==> flow/design.v <==
`timescale 1ns / 1ps
module decoder(
    input [1:0] in,
    output reg [3:0] out
    );
    always @(*) begin
        case(in)
            2'b00: out = 4'b1000;
            2'b01: out = 4'b0100;
            2'b10: out = 4'b0010;
            2'b11: out = 4'b0001;
        endcase
    end
endmodule
`timescale 1ns / 1ps
module ARITHMATIC_UNIT #(parameter width = 16)(
    input [width - 1:0] A,
    input [width - 1:0] B,
    input [1:0] ALU_FUN,
    input clk,rst,
    input Arith_Enable,
    output reg [width - 1:0] Arith_OUT,
    output reg Carry_OUT,
    output reg Arith_Flag
    );
    always@(posedge clk or negedge rst) begin
        if (!rst) begin
            Arith_OUT <= 0;
            Arith_Flag <= 0;
            Carry_OUT <= 0;        
        end
        else if (Arith_Enable) begin
            Arith_OUT <= 0;
            Carry_OUT <= 0;
            Arith_Flag <= 1;
            case (ALU_FUN)
                2'b00:
                begin
                    {Carry_OUT,Arith_OUT} <= A+B;
                end
                2'b01:
                begin
                    {Carry_OUT,Arith_OUT} <= A-B;
                end
                2'b10:
                begin
                    {Carry_OUT,Arith_OUT} <= A*B;
                end                
                2'b11:
                begin
                    {Carry_OUT,Arith_OUT} <= (B == 0) ? {1'b0, {width{1'b1}}} : A/B;
                end                
            endcase
        end
        else begin
            Arith_OUT <= 0;
            Arith_Flag <= 0;
            Carry_OUT <= 0;            
        end
    end
endmodule
`timescale 1ns / 1ps
module Logic_Unit #(parameter width = 16)(
    input [width - 1:0] A,
    input [width - 1:0] B,
    input [1:0] ALU_FUN,
    input clk,rst,
    input Logic_Enable,
    output reg [width - 1:0] Logic_OUT,
    output reg Logic_Flag
    );
 always@(posedge clk or negedge rst) begin
        if (!rst) begin
            Logic_OUT <= 0;
            Logic_Flag <= 0;
        end
        else if (Logic_Enable) begin
            Logic_OUT <= 0;
            Logic_Flag <= 1;
            case (ALU_FUN)
                2'b00:
                begin
                    Logic_OUT <= A&B;
                end
                2'b01:
                begin
                    Logic_OUT <= A|B;
                end
                2'b10:
                begin
                    Logic_OUT <= ~(A&B);
                end                
                2'b11:
                begin
                    Logic_OUT <= ~(A|B);
                end                
            endcase
        end
        else begin
            Logic_OUT <= 0;
            Logic_Flag <= 0;
        end
    end
endmodule
`timescale 1ns / 1ps
module CMP_Unit #(parameter width = 16)(
    input [width - 1:0] A,
    input [width - 1:0] B,
    input [1:0] ALU_FUN,
    input clk,rst,
    input CMP_Enable,
    output reg [width - 1:0] CMP_OUT,
    output reg CMP_Flag
    );
always@(posedge clk or negedge rst) begin
        if (!rst) begin
            CMP_OUT <= 0;
            CMP_Flag <= 0;
        end
        else if (CMP_Enable) begin
            CMP_OUT <= 0;
            CMP_Flag <= 1;
            case (ALU_FUN)
                2'b00:
                begin
                    CMP_OUT <= 0;
                end
                2'b01:
                begin
                    CMP_OUT <= (A==B);
                end
                2'b10:
                begin
                    CMP_OUT <= (A>B)? 2:0;
                end                
                2'b11:
                begin
                    CMP_OUT <= (A<B)? 3:0;
                end                
            endcase
        end
        else begin
            CMP_OUT <= 0;
            CMP_Flag <= 0;
        end
    end
endmodule
`timescale 1ns / 1ps
module Shift_Unit #(parameter width = 16)(
    input [width - 1:0] A,
    input [width - 1:0] B,
    input [1:0] ALU_FUN,
    input clk,rst,
    input Shift_Enable,
    output reg [width - 1:0] Shift_OUT,
    output reg Shift_Flag
    );
always@(posedge clk or negedge rst) begin
        if (!rst) begin
            Shift_OUT <= 0;
            Shift_Flag <= 0;
        end
        else if (Shift_Enable) begin
            Shift_OUT <= 0;
            Shift_Flag <= 1;
            case (ALU_FUN)
                2'b00:
                begin
                    Shift_OUT <= A>>1;
                end
                2'b01:
                begin
                    Shift_OUT <= A<<1;
                end
                2'b10:
                begin
                    Shift_OUT <= B>>1;
                end                
                2'b11:
                begin
                    Shift_OUT <= B<<1;
                end                
            endcase
        end
        else begin
            Shift_OUT <= 0;
            Shift_Flag <= 0;
        end
    end
endmodule
`timescale 1ns / 1ps
module ALU_TOP #(parameter width = 16)(
    input [width - 1:0] A,
    input [width - 1:0] B,
    input [3:0] ALU_FUN,
    input clk,rst,
    output  [width - 1:0] Arith_OUT,
    output  Carry_OUT,
    output  Arith_Flag,
    output  [width - 1:0] Logic_OUT,
    output  Logic_Flag,
    output  [width - 1:0] CMP_OUT,
    output  CMP_Flag,
    output  [width - 1:0] Shift_OUT,
    output  Shift_Flag
    );
wire [3:0] enables;
decoder d0 (ALU_FUN[3:2],enables);
ARITHMATIC_UNIT #(width) d1 (A,B,ALU_FUN[1:0],clk,rst,enables[3],Arith_OUT,Carry_OUT,Arith_Flag);
Logic_Unit #(width) d2 (A,B,ALU_FUN[1:0],clk,rst,enables[2],Logic_OUT,Logic_Flag);
CMP_Unit #(width) d3 (A,B,ALU_FUN[1:0],clk,rst,enables[1],CMP_OUT,CMP_Flag);
Shift_Unit #(width) d4 (A,B,ALU_FUN[1:0],clk,rst,enables[0],Shift_OUT,Shift_Flag);
endmodule
======== Step by step through the tools: ALU_TOP ========
The steps from the RTL of ALU_TOP to its reports follow in flow order.
Lines are those of the file above, counted from 1.
Cell names lack the library's common part.
The mark n/a stands for no value.
inputs
  top module .............................. ALU_TOP
  clock ................................... clk
  cell library ............................ sky130hd
  timing corner ........................... tt_025C_1v80

======== After elaboration ========
Counts by Yosys on the flattened word-level netlist (proc, flatten, opt, wreduce; memories kept). Register bits leave out memories and registers merged into their read ports (data or address); mux counts leave out enables and synchronous resets folded into registers. Print and check cells are left out. Cells with the same type and inputs are merged into one.
bit counts
  output and inout bits ................... 69
  register bits after elaboration ......... 69
cells by class
  eq/ne operators ......................... 7
  multiply operators ...................... 1
  reduce/logical cells .................... 3
  mux-type cells .......................... 18
  bitwise gates (word level) .............. 4
  add/subtract/negate cells ............... 2
  order comparisons ....................... 2
  divide/modulo/power cells ............... 1
operators by type and width
  kind                                                              count
  16-bit by 16-bit divider with 17-bit output                       1
  16-bit by 16-bit multiplier with 17-bit output                    1
  16-bit parallel mux with 4-bit select                             4
  16-bit 2-to-1 mux                                                 4
  16-bit NOT                                                        2
  16-bit by 16-bit adder with 17-bit output                         1
  16-bit by 16-bit subtractor with 17-bit output                    1
  17-bit 2-to-1 mux                                                 1
  16-bit greater-than comparator                                    1
  16-bit < comparator                                               1
  16-bit == test                                                    1
  16-bit bitwise AND                                                1
  16-bit bitwise OR                                                 1
  16-bit zero test                                                  1
  4-bit parallel mux with 4-bit select                              1
  2-bit == test (second input constant)                             4
  1-bit 2-to-1 mux                                                  5
  2-bit by 1-bit == test with 1-bit output (second input constant)  2
  2-bit zero test                                                   2
  1-bit parallel mux with 4-bit select                              1
  2-bit 2-to-1 mux                                                  2

======== Longest topological paths ========
Longest topological path by Yosys (ltp), each cell counted once; first at word level (registers and memories cut), then after technology mapping (sequential cells cut; the memories' decode and read muxes count).
depth
  depth after elaboration ................. 4
  ABC_AREA ................................ 0
  depth in mapped cells ................... 137
  gate-level depth less buffers ........... 126

======== After synthesis ========
Source: synth_stat.txt of the flow (Yosys; design flattened, memories mapped). It holds for the ABC_AREA given above (unset counts as 0); a run with the other value may have another netlist.
cells by type
  cell      count
  ha_1      251
  fa_1      96
  dfrtp_1   55
  xnor2_1   99
  nand2_1   221
  nor2_1    205
  inv_1     197
  a21oi_1   130
  o21ai_0   71
  xor2_1    40
  o21a_1    44
  mux4_2    14
  nor3_1    61
  clkbuf_1  71
  a21o_1    35
  nor2b_1   36
  mux2i_1   22
  mux2_2    19
Other cell types: 76; their cells: 433.
mapped netlist
  sequential area ......................... 1376.3 µm²
  mapped flip-flops ....................... 55
  mapped area ............................. 16369.4 µm²
  cells in the netlist .................... 2100
  buffers ................................. 103
By module: a second synthesis without flattening, with its own total; a netlist apart from the flattened one above.
unflattened totals
  cell total of the unflattened synthesis .. 2081
  area (unflattened synthesis) ............ 16326.9 µm²
Each row is one instance without its submodules.
by module
  module                       cells  area (µm²)  instances  sequential area (µm²)
  ARITHMATIC_UNIT #(width=16)  1881   14117.3     1          450.4
  Logic_Unit #(width=16)       56     807.0       1          425.4
  Shift_Unit #(width=16)       55     732.0       1          425.4
  CMP_Unit #(width=16)         85     644.4       1          75.1
  decoder                      4      26.3        1          0.0
  ALU_TOP                      0      0.0         1          0.0

======== Timing after synthesis ========
Source: OpenSTA report_checks on the synthesized netlist (no wires, ideal clock, input and output delay 20% of the period each), path of least setup slack; recovery checks are left aside. Register names are those of the netlist, which keeps one name where synthesis merged equal registers.
timing path after synthesis
  path type ............................... input -> register
  start point ............................. in B[1]
  end point ............................... reg d1.Arith_OUT[0]
  required time ........................... 32.869 ns
  driving pins on the path ................ 129
  setup slack ............................. -0.577 ns
  clock period ............................ 33.0 ns
  library setup time ...................... 0.131 ns
  time at the first pin ................... 6.600 ns
  data arrival time ....................... 33.445 ns
  buffers on the path ..................... 12
  external input delay .................... 6.600 ns
  delay of the path ....................... 26.976 ns
  period reached after synthesis .......... 33.577 ns
"delay of the path" = arrival - input delay + setup time.
"driving pins on the path": output pins that drive a net of the path, with the launching flip-flop's if there is one; two outputs of one cell count as two.
"period reached after synthesis" is the clock period less the worst setup slack; recovery checks do not enter. This is arithmetic on one report: input and output delays are still those of the set period (20% each).
Between the ends stands the longest chain of elaborated cells between them, by number of cells; it is not shown to be the way that was timed. Of several equally long chains one is given.
A line is the first line of the expression or statement that the cell stems from. Yosys adds cells for indexed reads and writes and turns some case tables into memories.
At most two assigning lines are given for a register; there are more.
on the way, after synthesis
  cells stage by stage .................... clkbuf_1 -> clkinv_1 -> ha_1 -> a21oi_1 -> o31ai_1 -> ha_1 -> o21ai_0 -> a211oi_1 -> nand2_1 -> mux2_2 -> ha_1 -> a21o_1 -> o21a_1 -> o2111a_1 -> a211o_1 -> ha_1 -> or3_1 -> o221a_2 -> [93 not listed] -> o211ai_1 -> a22oi_1 -> nand4_1 -> nand2_1 -> clkbuf_1 -> nor2_1 -> a21oi_1 -> ha_1 -> nor2b_1 -> o21a_1 -> o21a_1 -> o21a_1 -> o21ai_0 -> nand2b_1 -> a21oi_1 -> o311ai_0 -> a211oi_1 -> a31oi_1
  cells in the longest elaborated chain ... 4
  elaborated cells between the ends (all ways) .. 5
ends and longest elaborated chain, after synthesis
  what                                         line  RTL
  start, declared                              194   input [width - 1:0] B,
  16-bit by 16-bit divider with 17-bit output  51    {Carry_OUT,Arith_OUT} <= (B == 0) ? {1'b0, {width{1'b1}}} : A/B;
  17-bit 2-to-1 mux                            51
  16-bit parallel mux with 4-bit select        36    case (ALU_FUN)
  16-bit 2-to-1 mux                            32    else if (Arith_Enable) begin
  end, assigned                                28    Arith_OUT <= 0;
  end, assigned                                33    Arith_OUT <= 0;
  end, declared                                22    output reg [width - 1:0] Arith_OUT,

======== Worst path after layout ========
From the final timing report of run A: the path of least setup slack in the routed layout; clock arrival at registers is part of the times.
timing path after layout
  path type ............................... input -> register
  start point ............................. in B[3]
  end point ............................... reg d1.Arith_OUT[0]
  buffers on the path ..................... 7
  library setup time ...................... 0.08 ns
  data arrival time ....................... 31.78 ns
  required time ........................... 33.25 ns
  external input delay .................... 6.60 ns
  setup slack ............................. 1.47 ns
  time at the first pin ................... 6.60 ns
  clock period ............................ 33.0 ns
  driving pins on the path ................ 113
Between the ends stands the longest chain of elaborated cells between them, by number of cells; it is not shown to be the way that was timed. Of several equally long chains one is given.
At most two assigning lines are given for a register; there are more.
on the way, after layout
  cells stage by stage .................... clkdlybuf4s50_1 -> o41ai_4 -> o31ai_4 -> ha_4 -> o21ai_4 -> a211oi_2 -> nand2_2 -> mux2_4 -> ha_4 -> a21o_1 -> o21a_4 -> o2111a_1 -> a211o_1 -> ha_4 -> or3_1 -> o221a_4 -> buf_6 -> o211ai_1 -> [77 not listed] -> mux2_4 -> ha_4 -> nor2_1 -> nor2_1 -> o211ai_1 -> a22oi_1 -> nand4_1 -> nand2_4 -> buf_4 -> nor2_1 -> a22o_1 -> a21o_1 -> ha_1 -> nand4_1 -> or4_1 -> o21ai_0 -> a211oi_2 -> a31oi_1
  cells in the longest elaborated chain ... 4
  elaborated cells between the ends (all ways) .. 5
ends and longest elaborated chain, after layout
  what                                         line  RTL
  start, declared                              194   input [width - 1:0] B,
  16-bit by 16-bit divider with 17-bit output  51    {Carry_OUT,Arith_OUT} <= (B == 0) ? {1'b0, {width{1'b1}}} : A/B;
  17-bit 2-to-1 mux                            51
  16-bit parallel mux with 4-bit select        36    case (ALU_FUN)
  16-bit 2-to-1 mux                            32    else if (Arith_Enable) begin
  end, assigned                                28    Arith_OUT <= 0;
  end, assigned                                33    Arith_OUT <= 0;
  end, declared                                22    output reg [width - 1:0] Arith_OUT,

## Implementation results

Module ALU_TOP, platform sky130hd: 2 stored runs of the flow (Yosys, OpenROAD) with differing settings, in no particular order. Input and output delays are each 20% of the period that was set; the output load is 0.01 pF.
"achieved clock period (ns)": clock period set for the run, less the worst setup slack. It is reckoned from that one timing run; input and output delays stay at 20% of the period that was set.
"worst setup path time (ns)": the worst setup path's part of the clock period (all of it between registers, 20% less for each end at a port) less its slack. A launch clock that arrives late makes it longer, a capture clock that arrives late makes it shorter.
"finish__power__total": no workload was simulated; the value follows from the tool's default switching activity.

Flow files of run A
==> flow/run.sh <==
#!/bin/bash
# the make line also repeats the synthesis and layout settings of config.mk as NAME=value (left out here)
make -C /OpenROAD-flow-scripts/flow DESIGN_CONFIG=/design/flow/config.mk WORK_HOME=/design/flow/orfs CLKGATE_MAP_FILE= finish
==> flow/config.mk <==
export PLATFORM = sky130hd
export DESIGN_NAME = ALU_TOP
export DESIGN_NICKNAME = ALU_TOP
export VERILOG_FILES = /design/flow/design.v
export SDC_FILE = /design/flow/constraint.sdc
export NUM_CORES = 4
export LEC_CHECK = 0
export CAP_MARGIN = 20
export CELL_PAD_IN_SITES_GLOBAL_PLACEMENT = 2
export CORE_ASPECT_RATIO = 0.54
export CORE_MARGIN = 3
export CORE_UTILIZATION = 40
export CTS_CLUSTER_SIZE = 83
export GPL_ROUTABILITY_DRIVEN = 1
export SETUP_SLACK_MARGIN = 5.0
export SLEW_MARGIN = 20
==> flow/constraint.sdc <==
create_clock -name core_clock -period 33.0 [get_ports {clk}]
set_input_delay 6.6000 -clock core_clock [delete_from_list [all_inputs] [get_ports {clk}]]
set_output_delay 6.6000 -clock core_clock [all_outputs]
set_load 0.01 [all_outputs]

report of run A
yosys chip area after synthesis (um^2): 16369.4
finish__design__die__area: 43502.9
finish__design__instance__area__stdcell: 21607.0
finish__design__instance__utilization: 0.5458
finish__timing__setup__ws: 1.469
finish__timing__setup__tns: 0.000
finish__timing__hold__ws: 6.398
finish__power__total: 9.093e-04
achieved clock period (ns): 31.531
worst setup path time (ns): 24.93
worst setup path kind: input -> register

Flow files of run B
==> flow/run.sh <==
#!/bin/bash
# the make line also repeats the synthesis and layout settings of config.mk as NAME=value (left out here)
make -C /OpenROAD-flow-scripts/flow DESIGN_CONFIG=/design/flow/config.mk WORK_HOME=/design/flow/orfs CLKGATE_MAP_FILE= finish
==> flow/config.mk <==
export PLATFORM = sky130hd
export DESIGN_NAME = ALU_TOP
export DESIGN_NICKNAME = ALU_TOP
export VERILOG_FILES = /design/flow/design.v
export SDC_FILE = /design/flow/constraint.sdc
export NUM_CORES = 4
export LEC_CHECK = 0
export ABC_AREA = 1
export CAP_MARGIN = 25
export CELL_PAD_IN_SITES_DETAIL_PLACEMENT = 1
export CELL_PAD_IN_SITES_GLOBAL_PLACEMENT = 0
export CORE_MARGIN = 3
export CORE_UTILIZATION = 21
export CTS_CLUSTER_DIAMETER = 344
export CTS_CLUSTER_SIZE = 84
export GPL_ROUTABILITY_DRIVEN = 0
export GPL_TIMING_DRIVEN = 0
export HOLD_SLACK_MARGIN = 0.14
export MIN_ROUTING_LAYER = met2
export PLACE_DENSITY_LB_ADDON = 0.14
export SETUP_SLACK_MARGIN = -2.0
export SLEW_MARGIN = 10
export TNS_END_PERCENT = 80
==> flow/constraint.sdc <==
create_clock -name core_clock -period 40.6 [get_ports {clk}]
set_input_delay 8.1200 -clock core_clock [delete_from_list [all_inputs] [get_ports {clk}]]
set_output_delay 8.1200 -clock core_clock [all_outputs]
set_load 0.01 [all_outputs]

report of run B
yosys chip area after synthesis (um^2): 16256.8
finish__design__die__area: 80786.7
finish__design__instance__area__stdcell: 18919.4
finish__design__instance__utilization: 0.2479
finish__timing__setup__ws: 1.203
finish__timing__setup__tns: 0.000
finish__timing__hold__ws: 7.679
finish__power__total: 6.421e-04
achieved clock period (ns): 39.397
worst setup path time (ns): 31.28
worst setup path kind: input -> register
